==> flow/design.v <==
`timescale 1ns/10ps
module  CONV(
  input                      clk,
  input                      reset,
  output logic               busy,	
  input                      ready,	
  output logic        [13:0] iaddr,
  input               [7:0]  idata,	
  output logic               ioe,
  output logic               wen_L0,
  output logic               oe_L0,
  output logic        [13:0] addr_L0,
  output logic        [11:0] w_data_L0,
  input               [11:0] r_data_L0,
  output logic               wen_L1,
  output logic               oe_L1,
  output logic        [11:0] addr_L1,
  output logic        [11:0] w_data_L1,
  input               [11:0] r_data_L1,
  output logic               oe_weight,
  output logic        [15:0] addr_weight,
  input  logic signed [7:0]  r_data_weight,
  output logic               wen_L2,
  output logic        [3:0]  addr_L2,
  output logic        [31:0] w_data_L2
  );
  assign oe_L0 = 1'b0;
  localparam INITIAL0 = 0;
  localparam READ0    = 1;
  localparam EXECUTE0 = 2;
  localparam WRITE0   = 3;
  localparam DONE0    = 4;
  localparam EXECUTE1 = 0;
  localparam IDLE10   = 1;
  localparam WRITE1   = 2;
  localparam IDLE11   = 3;
  localparam DONE1    = 4;
  localparam INITIAL2 = 0;
  localparam IDLE20   = 1;
  localparam IDLE21   = 2;
  localparam READ2    = 3;
  localparam IDLE22   = 4;
  localparam IDLE23   = 5;
  localparam IDLE24   = 6;
  localparam IDLE25   = 7;
  localparam WRITE2   = 8;
  reg  [2:0]  layer0_cs;
  reg  [2:0]  layer0_ns;
  reg  [2:0]  layer1_cs;
  reg  [2:0]  layer1_ns;
  reg  [3:0]  layer2_cs;
  reg  [3:0]  layer2_ns;
  reg  [7:0]  column0_cnt;
  reg  [7:0]  column1_cnt;
  reg  [7:0]  row0_cnt;
  reg  [12:0] AfterFilter [0:8];
  reg  [7:0]  weight; 
  reg  [11:0] flatten;
  wire read0_done;
  wire read2_done;
  wire execute0_done;
  wire execute1_done;
  wire write0_done;
  wire write1_done;
  wire sr1_en;
  wire sr2_en;
  wire idle;
  assign read0_done = (iaddr==14'd130);
  assign read2_done = (addr_L1==4095);
  assign execute0_done = (iaddr==14'd133);
  assign execute1_done = (addr_L0==14'd129);
  assign write0_done = (addr_L0==16383);
  assign write1_done = (addr_L1==4095);
  assign sr1_en = (layer0_cs>=READ0);
  assign sr2_en = (layer1_cs>=EXECUTE1);
  assign idle = (column1_cnt>=126 && column1_cnt<255);
  always @(posedge clk, posedge reset) begin
    if (reset) layer0_cs <= INITIAL0;
    else       layer0_cs <= layer0_ns;
  end
  always @(*) begin
    layer0_ns=3'bx;
    case (layer0_cs)
      INITIAL0:
        begin
          if (ready)          layer0_ns=READ0;
          else                layer0_ns=INITIAL0;   
        end 
      READ0: 
        begin 
          if (read0_done)     layer0_ns=EXECUTE0;
          else                layer0_ns=READ0;     
        end 
      EXECUTE0: 
        begin 
          if (execute0_done)  layer0_ns=WRITE0;
          else                layer0_ns=EXECUTE0;  
        end  
      WRITE0: 
        begin 
          if (write0_done)    layer0_ns=DONE0;
          else                layer0_ns=WRITE0;    
        end
      DONE0:
        begin
                              layer0_ns=DONE0;     
        end
    endcase
  end
  always @(*) begin
    ioe=1;
    case (layer0_cs)
      INITIAL0:
        begin
        end
      READ0:
        begin
        end
      EXECUTE0:
        begin
        end
      WRITE0:
        begin
        end
      DONE0:
        begin
        end
    endcase
  end
  always @(posedge clk, posedge reset) begin
    if (reset) begin
      wen_L0<=0;
    end else begin
      if (layer0_ns==WRITE0) begin
        wen_L0<=1;
      end else begin
        wen_L0<=0;
      end
    end
  end
  always @(posedge clk, posedge reset) begin
    if (reset) layer1_cs <= EXECUTE1;
    else       layer1_cs <= layer1_ns;
  end
  always @(*) begin
    layer1_ns=2'bx;
    case (layer1_cs)
      EXECUTE1:
        begin
          if (execute1_done)  layer1_ns=IDLE10;
          else                layer1_ns=EXECUTE1;  
        end
      IDLE10:
        begin
                              layer1_ns=WRITE1;
        end
      WRITE1:
        begin
          if (write1_done)    layer1_ns=DONE1;
          else                layer1_ns=IDLE11;
        end
      IDLE11:
        begin
          if (idle)           layer1_ns=IDLE11;    
          else                layer1_ns=WRITE1;
        end
      DONE1:
        begin
                              layer1_ns=DONE1;     
        end
    endcase
  end
  always @(posedge clk, posedge reset) begin
    if (reset) begin
      wen_L1<=0;
    end else begin
      if (layer1_ns==WRITE1) begin
        wen_L1<=1;
      end else begin
        wen_L1<=0;
      end
    end
  end
  always @(posedge clk, posedge reset) begin
    if (reset) layer2_cs <= INITIAL2;
    else       layer2_cs <= layer2_ns;
  end
  always @(*) begin
    layer2_ns=4'bx;
    case (layer2_cs)
      INITIAL2:
        begin
          if (layer1_cs==DONE1) layer2_ns=IDLE20;
          else                  layer2_ns=INITIAL2;  
        end
      IDLE20:
        begin
                                layer2_ns=IDLE21; 
        end      
      IDLE21:      
        begin      
                                layer2_ns=READ2;   
        end
      READ2:
        begin
          if (read2_done)       layer2_ns=IDLE22;
          else                  layer2_ns=READ2;     
        end
      IDLE22:
        begin
                                layer2_ns=IDLE23;
        end
      IDLE23:
        begin
                                layer2_ns=IDLE24;   
        end
      IDLE24:
        begin
                                layer2_ns=IDLE25;   
        end
      IDLE25:  
        begin
                                layer2_ns=WRITE2;   
        end
      WRITE2:     
        begin      
                                layer2_ns=READ2;   
        end
    endcase
  end
  always @(*) begin
    wen_L2=0;
    oe_weight=1;
    oe_L1=0;
    case (layer2_cs)
      INITIAL2:
        begin
        end
      IDLE20:
        begin
          oe_L1=1;
        end
      IDLE21:
        begin
          oe_L1=1;
        end
      READ2:
        begin
          oe_L1=1;
        end
      IDLE22:
        begin
          oe_L1=1;
        end
      IDLE23:
        begin
          oe_L1=1;
        end
      IDLE24:
        begin
          oe_L1=1;
        end
      IDLE25:  
        begin
          oe_L1=1;
        end
      WRITE2: 
        begin
          wen_L2=1;
          oe_L1=1;
        end
    endcase
  end
  always @(posedge clk, posedge reset) begin
    if (reset) begin
      iaddr <= 0;
    end else begin
      iaddr <= iaddr+1;
    end
  end
  always @(posedge clk, posedge reset) begin
    if (reset) begin
      column0_cnt <= 0;
    end else begin
      if (layer0_cs>=EXECUTE0) begin
        if (column0_cnt!=127 && ioe) begin
          column0_cnt <= column0_cnt+1;
        end else if (column0_cnt==127 && ioe) begin
          column0_cnt <= 0;
        end
      end
    end
  end
  always @(posedge clk, posedge reset) begin
    if (reset) begin
      row0_cnt <= 0;
    end else begin
      if (layer0_cs>=EXECUTE0) begin
        if (column0_cnt!=127 && ioe) begin
          row0_cnt <= row0_cnt;
        end else if (column0_cnt==127 && ioe) begin
          row0_cnt <= row0_cnt+1;
        end
      end
    end
  end
  always @(posedge clk, posedge reset) begin
    if (reset) begin
      column1_cnt <= 0;
    end else begin
      if (layer1_cs>=WRITE1) begin
        if (column1_cnt!=255) begin
          column1_cnt <= column1_cnt+1;
        end else if (column1_cnt==255) begin
          column1_cnt <= 0;
        end
      end
    end
  end
  wire [7:0] p0;
  wire [7:0] p1;
  wire [7:0] p2;
  wire [7:0] p3;
  wire [7:0] p4;
  wire [7:0] p5;
  wire [7:0] p6;
  wire [7:0] p7;
  wire [7:0] p8;
  wire [8:0] p0_shf;
  wire [8:0] p5_shf;
  wire [8:0] p7_shf;
  wire [8:0] p8_shf;
  assign p0_shf = p0<<1;
  assign p5_shf = p5<<1;
  assign p7_shf = p7<<1;
  assign p8_shf = p8<<1;
  sr_8x259 sr1 (
    .clk(clk),
    .en(sr1_en),
    .sr_in(idata),
    .sr_tap1(p0),
    .sr_tap2(p1),
    .sr_tap3(p2),
    .sr_tap4(p3),
    .sr_tap5(p4),
    .sr_tap6(p5),
    .sr_tap7(p6),
    .sr_tap8(p7),
    .sr_tap9(p8)
  );
  always @(*) begin
    AfterFilter[0] =  - (p0_shf)       ;
    AfterFilter[1] =     0             ;
    AfterFilter[2] =     p2            ;
    AfterFilter[3] =     0             ;
    AfterFilter[4] =     p4            ;
    AfterFilter[5] =     p5_shf        ;
    AfterFilter[6] =     p6            ;
    AfterFilter[7] =     p7_shf        ;
    AfterFilter[8] =  -((p8_shf)+p8)   ;
    if (row0_cnt==0) begin
      AfterFilter[0] = 0;
      AfterFilter[1] = 0;
      AfterFilter[2] = 0;
    end
    if (column0_cnt==0) begin
      AfterFilter[0] = 0;
      AfterFilter[3] = 0;
      AfterFilter[6] = 0;
    end 
    if (column0_cnt==127) begin
      AfterFilter[2] = 0;
      AfterFilter[5] = 0;
      AfterFilter[8] = 0;
    end 
    if (row0_cnt==127) begin
      AfterFilter[6] = 0;
      AfterFilter[7] = 0;
      AfterFilter[8] = 0;
    end 
  end
  wire [12:0] add0_0;
  wire [12:0] add1_0;
  wire [12:0] add2_0;
  wire [12:0] add3_0;
  reg  [12:0] add0;
  reg  [12:0] add1;
  reg  [12:0] add2;
  reg  [12:0] add3;
  assign add0_0 = AfterFilter[0]+AfterFilter[2];
  assign add1_0 = AfterFilter[4]+AfterFilter[5];
  assign add2_0 = AfterFilter[6]+AfterFilter[7];
  assign add3_0 = AfterFilter[8];
  always @(posedge clk, posedge reset) begin
    if (reset) begin
      add0 <= 0; 
      add1 <= 0;
      add2 <= 0;
      add3 <= 0;
    end else begin
      add0 <= add0_0; 
      add1 <= add1_0;
      add2 <= add2_0;
      add3 <= add3_0;
    end
  end
  wire [12:0] add4_1;
  wire [12:0] add5_1;
  reg  [12:0] add4;
  reg  [12:0] add5;
  assign add4_1 = add0+add1;
  assign add5_1 = add2+add3;
  always @(posedge clk, posedge reset) begin
    if (reset) begin
      add4 <= 0;
      add5 <= 0;
    end else begin
      add4 <= add4_1;
      add5 <= add5_1;
    end
  end
  wire [12:0] add6_2;
  assign add6_2 = add4+add5;
  always @(posedge clk, posedge reset) begin
    if (reset) begin
      w_data_L0 <= 0;
    end else begin
      if (add6_2[12]) begin
        w_data_L0 <= 0;
      end else begin
        w_data_L0 <= add6_2;
      end
    end
  end
  always @(posedge clk, posedge reset) begin
    if (reset) begin
      addr_L0 <= 0;
    end else begin
      if (wen_L0) begin
        addr_L0 <= addr_L0+1;
      end
    end
  end
  wire [11:0] reg0;
  wire [11:0] reg1;
  sr_12x130 sr2 (
    .clk(clk),
    .en(sr2_en),
    .sr_in(w_data_L0),
    .sr_tap1(reg0),
    .sr_tap2(reg1)
  );
  reg [11:0] max_temp;
  always @(posedge clk, posedge reset) begin
    if (reset) begin
      max_temp <= 0;
    end else begin
      if (reg0>=reg1) begin
        max_temp <= reg0;
      end else begin
        max_temp <= reg1;
      end
    end
  end
  always @(posedge clk, posedge reset) begin
    if (reset) begin
      w_data_L1 <= 0;
    end else begin
      if (max_temp>= reg0 && max_temp>= reg1) begin
        w_data_L1 <= max_temp;
      end else if (reg0>= max_temp && reg0>= reg1) begin
        w_data_L1 <= reg0;
      end else begin
        w_data_L1 <= reg1;
      end
    end
  end
  always @(posedge clk, posedge reset) begin
    if (reset) begin
      addr_L1 <= 0;
    end else begin
      if (wen_L1||layer1_cs==DONE1) begin
        addr_L1 <= addr_L1+1;
      end
    end
  end
  always @(posedge clk, posedge reset) begin
    if (reset) begin
      addr_weight <= 0;
    end else begin
      if (layer1_cs==DONE1) begin
        addr_weight <= addr_weight+1;
      end
    end
  end
  always @(posedge clk, posedge reset) begin
    if (reset) begin
      weight <= 0;
      flatten <= 0;
    end else begin
      weight <= r_data_weight;
      flatten <= r_data_L1;
    end
  end
  wire [20:0] fc0;
  reg [20:0] fc;
  mul FC (
    .in1(weight),
    .in2({1'b0,flatten}),
    .out(fc0)
  );
  always @(posedge clk, posedge reset) begin
    if (reset) begin
      fc <= 0;
    end else begin
      fc <= fc0;
    end
  end
  reg  [31:0] fc_acc;
  wire [31:0] fc_sum0;
  wire [31:0] signed_fc;
  wire [31:0] signed_fc_acc;
  assign signed_fc = $signed(fc);
  assign signed_fc_acc = $signed(fc_acc);
  CLA32 cla (
    .a(signed_fc),
    .b(signed_fc_acc),
    .cin(1'b0),
    .out(fc_sum0)
  );
  always @(posedge clk, posedge reset) begin
    if (reset) begin
      fc_acc <= 0;
    end else begin 
      if (layer2_cs==IDLE24) begin
        fc_acc <= 0;
      end else begin
        if ((layer2_cs==READ2||layer2_cs==IDLE21||layer2_cs==IDLE22||layer2_cs==IDLE23||layer2_cs==IDLE25||layer2_cs==WRITE2) && addr_L1!=2) begin
          fc_acc <= fc_sum0;
        end
      end
    end
  end
  reg [31:0] fc_sum;
  always @(posedge clk, posedge reset) begin
    if (reset) begin
      fc_sum <= 0;
    end else begin
      fc_sum <= fc_sum0;
    end
  end
  reg [31:0] w_data_L2_reg;
  wire [15:0] fc_sum_shf;
  assign fc_sum_shf = fc_sum>>16;
  always @(*) begin
    if (fc_sum[31]==1) begin
      w_data_L2_reg = $signed(fc_sum_shf);
    end else begin
      w_data_L2_reg = fc_sum;
    end
  end
  always @(posedge clk, posedge reset) begin
    if (reset) begin
      w_data_L2 <= 0;
    end else begin
      if (layer2_cs==INITIAL2) begin
        w_data_L2 <= 0;
      end else begin
        w_data_L2 <= w_data_L2_reg;
      end
    end       
  end
  always @(posedge clk, posedge reset) begin
    if (reset) begin
      addr_L2 <= 0;
    end else begin
      if (wen_L2) begin
        addr_L2 <= addr_L2+1;
      end
    end
  end
  always @(posedge clk, posedge reset) begin
    if (reset) begin
      busy <= 0;
    end else begin
      case (addr_weight)
        40963: busy <= 1;
        40964: busy <= 0;
      endcase
    end
  end
endmodule
module CLA32 (
  input [31:0] a,
  input [31:0] b,
  input        cin,
  output [32:0] out
);
  wire cout0;
  wire cout1;
  wire cout2;
  CLA8 cla0 (.a(a[7:0]),   .b(b[7:0]),   .cin(cin),   .sum(out[7:0]),   .cout(cout0)   );
  CLA8 cla1 (.a(a[15:8]),  .b(b[15:8]),  .cin(cout0), .sum(out[15:8]),  .cout(cout1)   );
  CLA8 cla2 (.a(a[23:16]), .b(b[23:16]), .cin(cout1), .sum(out[23:16]), .cout(cout2)   );
  CLA8 cla3 (.a(a[31:24]), .b(b[31:24]), .cin(cout2), .sum(out[31:24]), .cout(out[32]) );
endmodule
module CLA8 (
  input [7:0] a,
  input [7:0] b,
  input       cin,
  output [7:0] sum,
  output       cout
);
  wire [7:0] p;
  wire [7:0] g;
  wire [6:0] c;  
  CLG clg8 (
    .cin(cin),
    .p(p),
    .g(g),
    .cout({cout, c[6:0]})
  );
  CLA_FA cla_fa0 (.a(a[0]), .b(b[0]), .cin(cin), .sum(sum[0]), .g(g[0]), .p(p[0]));
  genvar i;
  generate
  for (i=1;i<8;i=i+1) begin:cla_fa
    CLA_FA cla_fa (.a(a[i]), .b(b[i]), .cin(c[i-1]), .sum(sum[i]), .g(g[i]), .p(p[i]));
  end
  endgenerate
endmodule
module CLG (
  input cin,
  input [7:0] p,
  input [7:0] g,
  output [7:0] cout
);
  assign cout[0] = (cin & p[0])                                                  | (g[0])                                                                                                                                                                                                                                                                     ;
  assign cout[1] = (cin & p[0] & p[1])                                           | (g[0] & p[1])                                           | (g[1])                                                                                                                                                                                                           ;
  assign cout[2] = (cin & p[0] & p[1] & p[2])                                    | (g[0] & p[1] & p[2])                                    | (g[1] & p[2])                                    | (g[2])                                                                                                                                                        ;
  assign cout[3] = (cin & p[0] & p[1] & p[2] & p[3])                             | (g[0] & p[1] & p[2] & p[3])                             | (g[1] & p[2] & p[3])                             | (g[2] & p[3])                             | (g[3] )                                                                                                           ;
  assign cout[4] = (cin & p[0] & p[1] & p[2] & p[3] & p[4])                      | (g[0] & p[1] & p[2] & p[3] & p[4])                      | (g[1] & p[2] & p[3] & p[4])                      | (g[2] & p[3] & p[4])                      | (g[3] & p[4])                      | (g[4])                                                                       ;
  assign cout[5] = (cin & p[0] & p[1] & p[2] & p[3] & p[4] & p[5])               | (g[0] & p[1] & p[2] & p[3] & p[4] & p[5])               | (g[1] & p[2] & p[3] & p[4] & p[5])               | (g[2] & p[3] & p[4] & p[5])               | (g[3] & p[4] & p[5])               | (g[4] & p[5])               | (g[5])                                         ;
  assign cout[6] = (cin & p[0] & p[1] & p[2] & p[3] & p[4] & p[5] & p[6])        | (g[0] & p[1] & p[2] & p[3] & p[4] & p[5] & p[6])        | (g[1] & p[2] & p[3] & p[4] & p[5] & p[6])        | (g[2] & p[3] & p[4] & p[5] & p[6])        | (g[3] & p[4] & p[5] & p[6])        | (g[4] & p[5] & p[6])        | (g[5] & p[6])         | (g[6])                 ;
  assign cout[7] = (cin & p[0] & p[1] & p[2] & p[3] & p[4] & p[5] & p[6] & p[7]) | (g[0] & p[1] & p[2] & p[3] & p[4] & p[5] & p[6] & p[7]) | (g[1] & p[2] & p[3] & p[4] & p[5] & p[6] & p[7]) | (g[2] & p[3] & p[4] & p[5] & p[6] & p[7]) | (g[3] & p[4] & p[5] & p[6] & p[7]) | (g[4] & p[5] & p[6] & p[7]) | (g[5] & p[6] & p[7])  | (g[6] & p[7]) | (g[7]) ;
endmodule
module CLA_FA (  
  input a,
  input b,
  input cin,
  output sum,
  output p,
  output g
);
  assign sum = a^b^cin;
  assign p   = a|b;
  assign g   = a&b;
endmodule
module mul (
  input  [7:0]  in1,  
  input  [12:0] in2,  
  output reg [20:0] out  
);
  reg  [20:0] add0;
  reg  [18:0] add1;
  reg  [16:0] add2;
  reg  [14:0] add3;
  reg  [12:0] add4;
  reg  [10:0] add5;
  reg  [8:0]  add6;
  wire [8:0]  in1_shf;
  wire [9:0]  in1_x;   
  wire [9:0]  in1_x2;
  assign in1_shf = in1<<1;
  assign in1_x   = {{2{in1[7]}}, in1};
  assign in1_x2  = in1_x<<1;
  always @(*) begin
    add0=0;
    case ({in2[1:0],1'b0})
      3'b000, 3'b111 : add0 =  0; 
      3'b001, 3'b010 : add0 = $signed( in1     ); 
      3'b101, 3'b110 : add0 = $signed(-in1_x   ); 
      3'b011         : add0 = $signed( in1_shf ); 
      3'b100         : add0 = $signed(-in1_x2  ); 
    endcase
  end
  always @(*) begin
    add1=0;
    case (in2[3:1])
      3'b000, 3'b111 : add1 =  0; 
      3'b001, 3'b010 : add1 = $signed( in1     ); 
      3'b101, 3'b110 : add1 = $signed(-in1_x   ); 
      3'b011         : add1 = $signed( in1_shf ); 
      3'b100         : add1 = $signed(-in1_x2  ); 
    endcase
  end
  always @(*) begin
    add2=0;
    case (in2[5:3])
      3'b000, 3'b111 : add2 =  0; 
      3'b001, 3'b010 : add2 = $signed( in1     ); 
      3'b101, 3'b110 : add2 = $signed(-in1_x   ); 
      3'b011         : add2 = $signed( in1_shf ); 
      3'b100         : add2 = $signed(-in1_x2  ); 
    endcase
  end
  always @(*) begin
    add3=0;
    case (in2[7:5])
      3'b000, 3'b111 : add3 =  0; 
      3'b001, 3'b010 : add3 = $signed( in1     ); 
      3'b101, 3'b110 : add3 = $signed(-in1_x   ); 
      3'b011         : add3 = $signed( in1_shf ); 
      3'b100         : add3 = $signed(-in1_x2  ); 
    endcase
  end
  always @(*) begin
    add4=0;
    case (in2[9:7])
      3'b000, 3'b111 : add4 =  0; 
      3'b001, 3'b010 : add4 = $signed( in1     ); 
      3'b101, 3'b110 : add4 = $signed(-in1_x   ); 
      3'b011         : add4 = $signed( in1_shf ); 
      3'b100         : add4 = $signed(-in1_x2  ); 
    endcase
  end
  always @(*) begin
    add5=0;
    case (in2[11:9])
      3'b000, 3'b111 : add5 =  0; 
      3'b001, 3'b010 : add5 = $signed( in1     ); 
      3'b101, 3'b110 : add5 = $signed(-in1_x   ); 
      3'b011         : add5 = $signed( in1_shf ); 
      3'b100         : add5 = $signed(-in1_x2  ); 
    endcase
  end
  always @(*) begin
    add6=0;
    case ({in2[12],in2[12:11]})
      3'b000, 3'b111 : add6 =  0; 
      3'b001, 3'b010 : add6 = $signed( in1     ); 
      3'b101, 3'b110 : add6 = $signed(-in1_x   ); 
      3'b011         : add6 = $signed( in1_shf ); 
      3'b100         : add6 = $signed(-in1_x2  ); 
    endcase
  end
  wire [20:0] sum0;
  wire [20:0] carry0;
  wire [20:0] carry0_shf;
  assign carry0_shf = carry0<<1;
  adder21 adder21_0 (
    .a(add0),
    .b({add1,2'b0}),
    .cin({add2,4'b0}),
    .sum(sum0),
    .cout(carry0)
  );
  wire [20:0] sum1;
  wire [20:0] carry1;
  wire [20:0] carry1_shf;
  assign carry1_shf = carry1<<1;
  adder21 adder21_1 (
    .a({add3,6'b0}),
    .b({add4,8'b0}),
    .cin({add5,10'b0}),
    .sum(sum1),
    .cout(carry1)
  );
  wire [20:0] sum2;
  wire [20:0] carry2;
  wire [20:0] carry2_shf;
  assign carry2_shf = carry2<<1;
  adder21 adder21_2 (
    .a(sum0),
    .b(carry0_shf),
    .cin(sum1),
    .sum(sum2),
    .cout(carry2)
  );
  wire [20:0] sum3;
  wire [20:0] carry3;
  wire [20:0] carry3_shf;
  assign carry3_shf = carry3<<1;
  adder21 adder21_3 (
    .a(carry1_shf),
    .b(carry2_shf),
    .cin(sum2),
    .sum(sum3),
    .cout(carry3)
  );
  wire [20:0] sum4;
  wire [20:0] carry4;
  wire [20:0] carry4_shf;
  assign carry4_shf = carry4<<1;
  adder21 adder21_4 (
    .a(carry3_shf),
    .b(sum3),
    .cin({add6,12'b0}),
    .sum(sum4),
    .cout(carry4)
  );
  reg [11:0] out_temp0;  
  reg [10:0] out_temp1;
  reg [10:0] out_temp2;
  always @(*) begin
    out_temp0 = sum4[10:0]+carry4_shf[10:0]; 
  end
  always @(*) begin
    out_temp1 = sum4[20:11]+carry4_shf[20:11]+1;  
    out_temp2 = sum4[20:11]+carry4_shf[20:11];    
  end
  always @(*) begin
    if (out_temp0[11]) begin  
      out = {out_temp1, out_temp0[10:0]};
    end else begin            
      out = {out_temp2, out_temp0[10:0]};
    end
  end
endmodule
module adder21 (
  input [20:0] a,
  input [20:0] b,
  input [20:0] cin,
  output [20:0] sum,
  output [20:0] cout
);
  genvar i;
  generate
    for (i=0;i<21;i=i+1) begin:FA
      FA fa (.a(a[i]), .b(b[i]), .cin(cin[i]), .sum(sum[i]), .cout(cout[i]));
    end
  endgenerate
endmodule
module FA (
  input a, 
  input b,
  input cin,
  output sum, 
  output cout 
);
  wire c1, c2, s1;
  HA ha1(.a(a), .b(b), .cout(c1), .sum(s1));
  HA ha2(.a(s1), .b(cin), .cout(c2), .sum(sum));
  or (cout, c1, c2);
endmodule
module HA (
  input a, 
  input b,
  output sum, 
  output cout 
);
  xor (sum, a, b);
  and (cout, a, b);
endmodule
module sr_8x259 (
  input clk,
  input en,
  input  [7:0] sr_in,
  output [7:0] sr_tap1,
  output [7:0] sr_tap2,
  output [7:0] sr_tap3,
  output [7:0] sr_tap4,
  output [7:0] sr_tap5,
  output [7:0] sr_tap6,
  output [7:0] sr_tap7, 
  output [7:0] sr_tap8, 
  output [7:0] sr_tap9 
);
  reg [7:0] sr [0:258];
  integer i;
  always @(posedge clk) begin
    if (en) begin
      sr[258] <= sr_in;
      for (i=0;i<258;i=i+1) begin
        sr[i] <= sr[i+1];
      end
    end
  end
  assign sr_tap1 = sr[0];
  assign sr_tap2 = sr[1];
  assign sr_tap3 = sr[2];
  assign sr_tap4 = sr[128];
  assign sr_tap5 = sr[129];
  assign sr_tap6 = sr[130];
  assign sr_tap7 = sr[256];
  assign sr_tap8 = sr[257];
  assign sr_tap9 = sr[258];
endmodule
module sr_12x130 (
  input clk,
  input en,
  input  [11:0] sr_in,
  output [11:0] sr_tap1,
  output [11:0] sr_tap2
);
  reg [11:0] sr [0:129];
  integer i;
  always @(posedge clk) begin
    if (en) begin
      sr[129] <= sr_in;
      for (i=0;i<129;i=i+1) begin
        sr[i] <= sr[i+1];
      end
    end
  end
  assign sr_tap1 = sr[1];
  assign sr_tap2 = sr[129];
endmodule
== Tool chain data of CONV ==
What the tools print for CONV, step after step.
Line numbers count from 1 in the design file above.
Operators: Yosys type, input widths -> output width; for muxes data width and select width s.
Cell names lack the library's common part.
The mark -- stands for no value.
Inputs
  top module: CONV
  clock input: clk
  standard-cell library: sky130hd
  corner: tt_025C_1v80

== Elaborated design ==
Counts by Yosys on the flattened word-level netlist (proc, flatten, opt, wreduce). Print and check cells are left out.
Yosys's memory passes give these memory sizes; they may raise the number of words (mostly to a power of two), join words into wider ones and drop unused or constant bits.
Bit counts
  memory cells: 1
  cells after elaboration: 1334
  bits in registers: 3968
  bits in read-only memories: 32
Operators by class
  reduce/logical cells: 45
  eq/ne operators: 69
  order comparisons: 10
  add/subtract/negate cells: 23
  mux-type cells: 45
  bitwise gates (word level): 724
Memories
  (no name shown): words 16, bits a word 2, read ports 1, write ports 0, RTL line 235  | case (layer2_cs)
Operator list (count)
  $and 1x1->1: 296
  $or 1x1->1: 217
  $xor 1x1->1: 210
  $mux 32: 4
  $pmux 19 s5: 1
  $pmux 17 s5: 1
  $pmux 21 s4: 1
  $mux 13: 6
  $pmux 15 s5: 1
  $eq 3x3->1 const B: 22
  $add 13x13->13: 5
  $pmux 13 s5: 1
  $pmux 11 s5: 1
  $ge 12x12->1: 4
  $eq 3x2->1 const B: 16
  $mux 12: 4
  $mux 8: 6
  $eq 14x8->1 const B: 3
  $eq 16x16->1 const B: 2
  $reduce_or 2->1: 16
  $pmux 4 s8: 1
  $pmux 3 s5: 2
  $add 14x1->14 const B: 2
  $logic_not 3->1: 8
  $add 8x1->8 const B: 3
  $eq 3x1->1 const B: 7
  $mux 21: 1
  $add 10x10->10: 2
Other operator kinds: 42; their cells: 73.

== Logic depth ==
Longest topological path by Yosys (ltp), each cell counted once; first at word level (registers and memories cut), then after technology mapping (sequential cells cut; the memories' decode and read muxes count).
Logic depth
  word-level depth: 64
  ABC_AREA: 0
  depth in mapped cells: 28
  depth with buffers taken out: 26

== Netlist ==
Yosys stat after the flow's synthesis: flattened, memories mapped to cells. It holds for the ABC_AREA given above (unset counts as 0); a run with the other value may have another netlist.
Cells by type (count)
  edfxtp_1: 3620
  dfrtp_1: 344
  ha_1: 227
  fa_1: 66
  xnor2_1: 150
  inv_1: 244
  nor2_1: 177
  nand2_1: 162
  a21oi_1: 111
  o21ai_0: 104
  xor2_1: 53
  mux2i_1: 44
  and2_1: 47
  a22o_1: 32
  clkbuf_1: 67
  a21o_1: 25
  nand2b_1: 28
  nor2b_1: 28
Not listed: further types 61, cells in them 327.
Synthesis totals
  buffers: 79
  flip-flops: 3966
  sequential part of the area: 117365.1 um2
  synthesis area: 130777.9 um2
  cell count: 5856
The figures by module come from a second, unflattened synthesis with its own total; it is not the netlist above.
Second synthesis, totals
  cell total of the unflattened synthesis: 6129
  area total of the unflattened synthesis: 133107.7 um2
Each row is one instance without its submodules.
Modules
  sr_8x259: instances 1, cells 2072, area 62219.7 um2, sequential area 62219.7 um2
  sr_12x130: instances 1, cells 1548, area 46484.6 um2, sequential area 46484.6 um2
  CONV: instances 1, cells 1399, area 15846.4 um2, sequential area 8660.8 um2
  mul: instances 1, cells 547, area 3380.7 um2, sequential area 0.0 um2
  HA: instances 210, cells 1, area 12.5 um2, sequential area 0.0 um2
  CLA_FA: instances 32, cells 6, area 45.0 um2, sequential area 0.0 um2
  FA: instances 105, cells 1, area 6.3 um2, sequential area 0.0 um2
  CLG: instances 4, cells 14, area 112.6 um2, sequential area 0.0 um2
  CLA32: instances 1, cells 0, area 0.0 um2, sequential area 0.0 um2
  CLA8: instances 4, cells 0, area 0.0 um2, sequential area 0.0 um2
  adder21: instances 5, cells 0, area 0.0 um2, sequential area 0.0 um2

== Path before layout ==
Source: OpenSTA report_checks on the synthesized netlist (no wires, ideal clock, input and output delay 20% of the period each), path of least setup slack; recovery checks are left aside. Register names are those of the netlist, which keeps one name where synthesis merged equal registers.
Timing path post-synthesis
  path type: reg2reg
  from: register layer0_cs
  to: register sr1.sr[0][0]
  path delay: 48.042 ns
  setup time: 13.895 ns
  buffers on the path: 0
  path slack: -40.042 ns
  arrival: 34.147 ns
  launch time at the first pin: 0.000 ns
  stages: 3
  clock period: 8.0 ns
  synthesis period reached: 48.042 ns
"path delay" is the arrival time less input delay plus setup time.
"stages": output pins that drive a net of the path, with the launching flip-flop's if there is one; two outputs of one cell count as two.
"synthesis period reached" is the clock period less the worst setup slack; recovery checks do not enter. This is arithmetic on one report: input and output delays are still those of the set period (20% each).
Where an end lacks its bit number, it is one bit of the signal, or one of the new flip-flops if synthesis recoded a state register.
Between the ends stands the longest chain of elaborated cells between them, by number of cells; it is not shown to be the way that was timed. Of several equally long chains one is given.
A line is the first line of the expression or statement that the cell stems from. Yosys adds cells for indexed reads and writes and turns some case tables into memories.
Between the ends, post-synthesis
  path through: dfrtp_1 -> nor3_1 -> nand2_1
  cells in the longest elaborated chain: 1
  elaborated cells between the ends (all ways): 1
  RTL lines with such cells: 1
  those cells by class: compare (1)
RTL lines, path post-synthesis
  start, declared: RTL line 47  | reg  [2:0]  layer0_cs;
  start, assigned: RTL line 78  | if (reset) layer0_cs <= INITIAL0;
  start, assigned: RTL line 79  | else       layer0_cs <= layer0_ns;
  $ge 3x1->1: RTL line 74  | assign sr1_en = (layer0_cs>=READ0);
  end, assigned: RTL line 874  | sr[i] <= sr[i+1];
  end, declared: RTL line 868  | reg [7:0] sr [0:258];

== Timing after layout ==
From the final timing report of record 1: the path of least setup slack in the routed layout; clock arrival at registers is part of the times.
Timing path post-layout
  path type: reg2reg
  from: register weight[1]
  to: register fc[19]
  arrival: 7.87 ns
  setup time: 0.08 ns
  clock period: 8.0 ns
  path slack: 0.92 ns
  stages: 25
  launch time at the first pin: 0.86 ns
  buffers on the path: 0
Between the ends stands the longest chain of elaborated cells between them, by number of cells; it is not shown to be the way that was timed. Of several equally long chains one is given.
Between the ends, post-layout
  path through: dfrtp_1 -> inv_1 -> ha_1 -> nand2_1 -> or3_1 -> xnor2_1 -> nor2_1 -> a21oi_1 -> o221ai_1 -> nand2_1 -> fa_1 -> fa_1 -> fa_1 -> inv_1 -> ha_1 -> ha_1 -> inv_1 -> o21bai_1 -> a21o_1 -> mux2i_1 -> o21ai_1 -> o311ai_0 -> nand2b_1 -> a21oi_1 -> xnor2_1
  cells in the longest elaborated chain: 17
  elaborated cells between the ends (all ways): 332
  those cells by class: add/sub (6); mux (8); logic (318)
RTL lines, path post-layout
  start, declared: RTL line 57  | reg  [7:0]  weight;
  start, assigned: RTL line 498  | weight <= 0;
  start, assigned: RTL line 501  | weight <= r_data_weight;
  $neg 10->10: RTL line 683  | 3'b100         : add0 = $signed(-in1_x2  );
  $pmux 21 s4: RTL line 678  | case ({in2[1:0],1'b0})
  $xor 1x1->1: RTL line 851  | xor (sum, a, b);
  $and 1x1->1: RTL line 852  | and (cout, a, b);
  $or 1x1->1: RTL line 843  | or (cout, c1, c2);
  $xor 1x1->1: RTL line 851
  $and 1x1->1: RTL line 852
  [3 not listed]
  $or 1x1->1: RTL line 843
  $xor 1x1->1: RTL line 851
  $and 1x1->1: RTL line 852
  $or 1x1->1: RTL line 843
  $add 10x10->10: RTL line 808  | out_temp1 = sum4[20:11]+carry4_shf[20:11]+1;
  $add 10x1->10: RTL line 808
  $mux 21: RTL line 812  | if (out_temp0[11]) begin
  end, assigned: RTL line 514  | fc <= 0;
  end, assigned: RTL line 516  | fc <= fc0;
  end, declared: RTL line 506  | reg [20:0] fc;

Data sheet: physical implementation of CONV

Module CONV, platform sky130hd: 3 stored runs of the flow (Yosys, OpenROAD) with differing settings, in no particular order. Input and output delays are each 20% of the period that was set; the output load is 0.01 pF.
"worst setup path time (ns)" is the time allowed to the run's worst setup path (the clock period less input and output delay, where it has them) less its slack. Clock arrival times count: a late capture clock shortens it, a late launch clock lengthens it.
By "finish__power__total" is meant OpenSTA's value without simulated activity: inputs other than the clock are taken to toggle once in ten clock periods, and the tool carries that through the logic.

Flow files of record 1
==> flow/run.sh <==
#!/bin/bash
# the make line also repeats the synthesis and layout settings of config.mk as NAME=value (left out here)
make -C /OpenROAD-flow-scripts/flow DESIGN_CONFIG=/design/flow/config.mk WORK_HOME=/design/flow/orfs CLKGATE_MAP_FILE= finish
==> flow/config.mk <==
export PLATFORM = sky130hd
export DESIGN_NAME = CONV
export DESIGN_NICKNAME = CONV
export VERILOG_FILES = /design/flow/design.v
export SDC_FILE = /design/flow/constraint.sdc
export NUM_CORES = 4
export LEC_CHECK = 0
export CAP_MARGIN = 20
export CORE_MARGIN = 2
export CORE_UTILIZATION = 50
export SLEW_MARGIN = 20
==> flow/constraint.sdc <==
create_clock -name core_clock -period 8.0 [get_ports {clk}]
set_input_delay 1.6000 -clock core_clock [delete_from_list [all_inputs] [get_ports {clk}]]
set_output_delay 1.6000 -clock core_clock [all_outputs]
set_load 0.01 [all_outputs]

report of record 1
yosys chip area after synthesis (um^2): 130777.9
finish__design__die__area: 265663.0
finish__design__instance__utilization: 0.5748
finish__timing__setup__ws: 0.915
finish__timing__hold__ws: 0.378
finish__power__total: 4.245e-02
worst setup path time (ns): 7.08
worst setup path kind: reg2reg

Flow files of record 2
==> flow/run.sh <==
#!/bin/bash
# the make line also repeats the synthesis and layout settings of config.mk as NAME=value (left out here)
make -C /OpenROAD-flow-scripts/flow DESIGN_CONFIG=/design/flow/config.mk WORK_HOME=/design/flow/orfs CLKGATE_MAP_FILE= finish
==> flow/config.mk <==
export PLATFORM = sky130hd
export DESIGN_NAME = CONV
export DESIGN_NICKNAME = CONV
export VERILOG_FILES = /design/flow/design.v
export SDC_FILE = /design/flow/constraint.sdc
export NUM_CORES = 4
export LEC_CHECK = 0
export CAP_MARGIN = 20
export CORE_MARGIN = 2
export CORE_UTILIZATION = 50
export SETUP_SLACK_MARGIN = 2.07
export SLEW_MARGIN = 20
==> flow/constraint.sdc <==
create_clock -name core_clock -period 7.24 [get_ports {clk}]
set_input_delay 1.4480 -clock core_clock [delete_from_list [all_inputs] [get_ports {clk}]]
set_output_delay 1.4480 -clock core_clock [all_outputs]
set_load 0.01 [all_outputs]

report of record 2
yosys chip area after synthesis (um^2): 130777.9
finish__design__die__area: 265663.0
finish__design__instance__utilization: 0.5788
finish__timing__setup__ws: 1.591
finish__timing__hold__ws: 0.388
finish__power__total: 4.766e-02
worst setup path time (ns): 5.65
worst setup path kind: reg2reg

Flow files of record 3
==> flow/run.sh <==
#!/bin/bash
# the make line also repeats the synthesis and layout settings of config.mk as NAME=value (left out here)
make -C /OpenROAD-flow-scripts/flow DESIGN_CONFIG=/design/flow/config.mk WORK_HOME=/design/flow/orfs CLKGATE_MAP_FILE= finish
==> flow/config.mk <==
export PLATFORM = sky130hd
export DESIGN_NAME = CONV
export DESIGN_NICKNAME = CONV
export VERILOG_FILES = /design/flow/design.v
export SDC_FILE = /design/flow/constraint.sdc
export NUM_CORES = 4
export LEC_CHECK = 0
export CAP_MARGIN = 30
export CELL_PAD_IN_SITES_GLOBAL_PLACEMENT = 0
export CORE_MARGIN = 7
export CORE_UTILIZATION = 18
export CTS_CLUSTER_DIAMETER = 73
export GPL_TIMING_DRIVEN = 1
export SETUP_SLACK_MARGIN = 1.55
export SLEW_MARGIN = 20
==> flow/constraint.sdc <==
create_clock -name core_clock -period 9.58 [get_ports {clk}]
set_input_delay 1.9160 -clock core_clock [delete_from_list [all_inputs] [get_ports {clk}]]
set_output_delay 1.9160 -clock core_clock [all_outputs]
set_load 0.01 [all_outputs]

report of record 3
yosys chip area after synthesis (um^2): 130777.9
finish__design__die__area: 750606.0
finish__design__instance__utilization: 0.2168
finish__timing__setup__ws: 2.487
finish__timing__hold__ws: 0.357
finish__power__total: 3.513e-02
worst setup path time (ns): 7.09
worst setup path kind: reg2reg
